==> flow/design.v <==
`timescale 1ns / 1ps
module alu_top(
    input             clk,
    input      [31:0] a_in,
    input      [31:0] b_in,
    input      [3:0]  aluc_in,
    output reg [31:0] r_out,
    output reg        zero_out,
    output reg        overflow_out
    );
    reg  [31:0] a_q, b_q;
    reg  [3:0]  aluc_q;
    wire [31:0] r;
    wire        zero, overflow;
    alu u_alu(.a(a_q), .b(b_q), .overflow(overflow), .zero(zero), .r(r), .aluc(aluc_q));
    always @(posedge clk) begin
        a_q          <= a_in;
        b_q          <= b_in;
        aluc_q       <= aluc_in;
        r_out        <= r;
        zero_out     <= zero;
        overflow_out <= overflow;
    end
endmodule

`timescale 1ns / 1ps
module alu(
    input [31:0]a,
    input [31:0]b,
    output overflow,
    output zero,
    output [31:0]r,
    input [3:0] aluc   
    );
    parameter Add    =    3'b000;     
    parameter Addu    =    3'b010;     
    parameter Sub    =     3'b001;     
    parameter Subu    =    3'b011;     
    parameter And    =    3'b100;     
    parameter Or    =    3'b101;     
    parameter Xor    =    3'b110;     
	 parameter Lui1    =    3'b111;     
	 wire signed [31:0] sa=a,sb=b;
	 reg [32:0]result;
always@(*)begin
        case(aluc)
            Addu: begin
                result=a+b;
            end
            Subu: begin
                result=a-b;
            end
            Add: begin
                result=sa+sb;
            end
            Sub: begin
                result=sa-sb;
            end
            And: begin
                result=a&b;
            end
            Or: begin
                result=a|b;
            end
            Xor: begin
                result=a^b;
            end
            Lui1: begin
				result = {b[15:0], 16'b0};
				end
            default:
                result=a+b;
        endcase
    end
    assign r=result[31:0];
    assign zero=(r==32'b0)?1:0;
    assign overflow=result[32];
endmodule
**Reports on alu_top**

What the tools print for alu_top, step after step.
Lines are those of the file above, counted from 1.
Operators carry their Yosys type and port widths (W data, S select, Z words).
Cell names lack the library's common part.
Not given: -

- Top: alu_top
- Clock input: clk
- Cell library: sky130hd
- Timing corner: tt_025C_1v80

**Elaborated design**

Source: Yosys, flattened and elaborated, memories not mapped. Widths are those after wreduce; folded enables and synchronous resets count as part of the registers. Registers that Yosys merges into a memory's read port (data or address) are not register bits. Print and check cells do not count.

- Memory bits (read-only): 0
- Bits in writable memories: 0
- Flip-flop bits (word level): 102
- Elaborated cells: 23
- Bits in latches: 0
- Word width x clocked read ports: 0
- Output and inout bits: 34
- Memories kept: 0

- Reduce/logical cells: 2
- Bitwise gates (word level): 3
- Equal/unequal tests: 6
- Div/mod/pow operators: 0
- Multiplexer cells: 2
- Order comparisons: 0
- Shifts and indexed selects: 0
- Add/subtract/negate cells: 4
- $mul: 0

Operator list:

| cell | number |
|---|---|
| $pmux W33 S7 | 1 |
| $add A32 B32 Y33 | 2 |
| $sub A32 B32 Y33 | 2 |
| $and A32 B32 Y32 | 1 |
| $or A32 B32 Y32 | 1 |
| $xor A32 B32 Y32 | 1 |
| $logic_not A32 Y1 | 1 |
| $eq A4 B3 Y1 const B | 4 |
| $eq A4 B1 Y1 const B | 1 |
| $eq A4 B2 Y1 const B | 1 |
| $logic_not A4 Y1 | 1 |
| $mux W1 | 1 |

**Longest topological paths**

Longest topological path by Yosys (ltp), each cell counted once; first at word level (registers and memories cut), then after technology mapping (sequential cells cut; the memories' decode and read muxes count).

- Depth in word-level cells: 4
- ABC_AREA: 0
- Depth in mapped cells: 24
- Gate-level depth less buffers: 21

**Netlist**

Source: synth_stat.txt of the flow (Yosys; design flattened, memories mapped). It holds for the ABC_AREA given above (unset counts as 0); a run with the other value may have another netlist.
Totals and module areas in this step are rounded.

- Flip-flop cells: 102
- Mapped area: 9159 um2
- Mapped cells: 1117
- Buffers: 48
- Sequential area: 2042 um2

Cells by type:

| cell type | number | total area (um2) |
|---|---|---|
| dfxtp_1 | 102 | 2.04E+03 |
| ha_1 | 128 | 1.6E+03 |
| xnor2_1 | 86 | 753.222 |
| nand2_1 | 91 | 341.578 |
| nor2_1 | 90 | 337.824 |
| inv_1 | 89 | 334.07 |
| a21oi_1 | 64 | 320.307 |
| mux2i_1 | 25 | 250.24 |
| o21ai_0 | 41 | 205.197 |
| mux4_2 | 9 | 202.694 |
| a21o_1 | 23 | 172.666 |
| xor2_1 | 18 | 157.651 |
| clkbuf_1 | 29 | 108.854 |
| o221ai_1 | 12 | 105.101 |
| nand4_1 | 16 | 100.096 |
| nor3_1 | 20 | 100.096 |
| o22ai_1 | 16 | 100.096 |
| a211oi_1 | 13 | 97.594 |

Not listed: further types 66, cells in them 245.
By module: a second synthesis without flattening, with its own total; a netlist apart from the flattened one above.

- Cells (unflattened synthesis): 1147
- Area (unflattened synthesis): 9304 um2

Each row is one instance without its submodules.

By module:

| module | instances | sequential area (um2) | area (um2) | cells |
|---|---|---|---|---|
| alu | 1 | 0.0 | 7262 | 1045 |
| alu_top | 1 | 2042 | 2042 | 102 |

**Path before layout**

OpenSTA on the mapped netlist: ideal clock, no wires. The path of least setup slack (recovery checks aside). Input and output delay are each 20% of the period. Register names are those of the netlist, which keeps one name where synthesis merged equal registers.

- Kind: reg2reg
- Start point: register aluc_q[1]
- End point: register zero_out
- Path slack: -0.089 ns
- Path buffers: 9
- Path delay: 6.090 ns
- Clock period: 6.0 ns
- Library setup time: 0.065 ns
- Stages on the path: 25
- Time at the first pin: 0.000 ns
- Data arrival time: 6.025 ns
- Period reached after synthesis: 6.089 ns

"path delay" is the arrival time less input delay plus setup time.
"stages on the path": output pins that drive a net of the path, with the launching flip-flop's if there is one; two outputs of one cell count as two.
"period reached after synthesis" = period - worst setup slack (recovery checks aside). The figure is calculated, with input and output delays left at 20% of the set period.
Between the ends stands the longest chain of elaborated cells between them, by number of cells; it is not shown to be the way that was timed. Of several equally long chains one is given.
Each line given opens the expression or statement behind the cell; cells for indexed reads and writes are added by Yosys, which also makes memories of some case tables.

- Cells stage by stage: dfxtp_1 buf_6 buf_6 buf_6 buf_2 buf_1 clkbuf_1 clkbuf_1 and3_1 clkbuf_1 buf_1 nor2_1 xnor2_1 ha_1 nand2b_1 a21boi_1 o21ai_4 o21ai_1 xnor2_1 o221ai_1 or4_1 or4_1 or4_1 or4_1 nor2_1
- Cells in the longest elaborated chain: 4

Ends and longest elaborated chain, after synthesis:

| item | RTL line | source |
|---|---|---|
| start, declared | 12 | `reg  [3:0]  aluc_q;` |
| start, assigned | 19 | `aluc_q       <= aluc_in;` |
| $eq A4 B3 Y1 | 46 | `case(aluc)` |
| $pmux W33 S7 | 46 |  |
| $logic_not A32 Y1 | 76 | `assign zero=(r==32'b0)?1:0;` |
| $mux W1 | 76 |  |
| end, assigned | 21 | `zero_out     <= zero;` |
| end, declared | 8 | `output reg        zero_out,` |

Nets of the timed path that keep an RTL name, with a line that drives or declares them; the list need not be complete.

Nets with RTL names, path after synthesis:

| signal | RTL line |
|---|---|
| r[10] | 46 |

**Timing after layout**

Path of least setup slack in the final report of run 1 (OpenROAD, finished layout, wires in). Where an end is a register, its clock arrival counts in the times.

- Kind: reg2reg
- Start point: register aluc_q[2]
- End point: register zero_out
- Clock period: 6.54 ns
- Stages on the path: 20
- Data arrival time: 6.63 ns
- Library setup time: 0.06 ns
- Path slack: 0.22 ns
- Time at the first pin: 0.36 ns
- Path buffers: 4

Between the ends stands the longest chain of elaborated cells between them, by number of cells; it is not shown to be the way that was timed. Of several equally long chains one is given.

- Cells stage by stage: dfxtp_1 buf_2 nor3_4 clkbuf_4 clkbuf_4 nand2_1 buf_2 mux2i_2 fa_1 nand3_1 and2_1 o21ai_1 xnor2_1 o221ai_1 nand4b_1 or4_1 or4_1 or4_1 or4_1 nor2_1
- Cells in the longest elaborated chain: 4

Ends and longest elaborated chain, after layout:

| item | RTL line | source |
|---|---|---|
| start, declared | 12 | `reg  [3:0]  aluc_q;` |
| start, assigned | 19 | `aluc_q       <= aluc_in;` |
| $eq A4 B3 Y1 | 46 | `case(aluc)` |
| $pmux W33 S7 | 46 |  |
| $logic_not A32 Y1 | 76 | `assign zero=(r==32'b0)?1:0;` |
| $mux W1 | 76 |  |
| end, assigned | 21 | `zero_out     <= zero;` |
| end, declared | 8 | `output reg        zero_out,` |

Nets of the timed path that keep an RTL name, with a line that drives or declares them; the list need not be complete.

Nets with RTL names, path after layout:

| signal | RTL line |
|---|---|
| r[6] | 46 |

Lab notebook: alu_top

Measured results for alu_top: 2 stored runs of the Yosys and OpenROAD flow on sky130hd. The settings differ; the order carries no meaning. The constraints put input and output delay at 20% of the set period each and load the outputs with 0.01 pF.
"reached clock period" means the clock period less the worst setup slack. The figure is calculated, with input and output delays left at 20% of the set period.
"worst setup path time" is the time allowed to the run's worst setup path (the clock period less input and output delay, where it has them) less its slack. Clock arrival times count: a late capture clock shortens it, a late launch clock lengthens it.
By "total power after layout" is meant OpenSTA's value without simulated activity: inputs other than the clock are taken to toggle once in ten clock periods, and the tool carries that through the logic.
Results are given in rounded form.
Among the settings, . means not set for that run.
Results: . = not shown.

| name | run 1 | run 2 |
|---|---|---|
| GPL_ROUTABILITY_DRIVEN | 1 | . |
| GPL_TIMING_DRIVEN | 0 | . |
| PLACE_DENSITY_LB_ADDON | 0.12 | 0.2 |
| SLEW_MARGIN | 35 | 20 |
| period_ns | 6.54 | 6.5 |
| CAP_MARGIN | 20 | 20 |
| CORE_MARGIN | 2 | 8 |
| CORE_UTILIZATION | 40 | 64 |
| CELL_PAD_IN_SITES_DETAIL_PLACEMENT | . | 2 |
| CELL_PAD_IN_SITES_GLOBAL_PLACEMENT | . | 0 |
| CORE_ASPECT_RATIO | . | 1.24 |
| SETUP_SLACK_MARGIN | . | 1.56 |
| TNS_END_PERCENT | . | 15 |
| total power after layout (µW) | 2228 | . |
| utilization (%) | 48.7 | . |
| worst setup path time (ns) | 6.32 | . |
| class of the worst setup path | reg2reg | . |
| final setup TNS (ns) | 0.000 | . |
| lowest hold slack (ns) | 0.809 | . |
| standard-cell area after layout (um2) | 10990 | . |
| die outline area (um2) | 24120 | . |
| setup slack of the critical path (ns) | 0.218 | . |
| reached clock period (ns) | 6.322 | . |
| chip area after synthesis (Yosys) (um2) | 9159 | . |

Run 2: unfinished; error DPL-0033 in placement
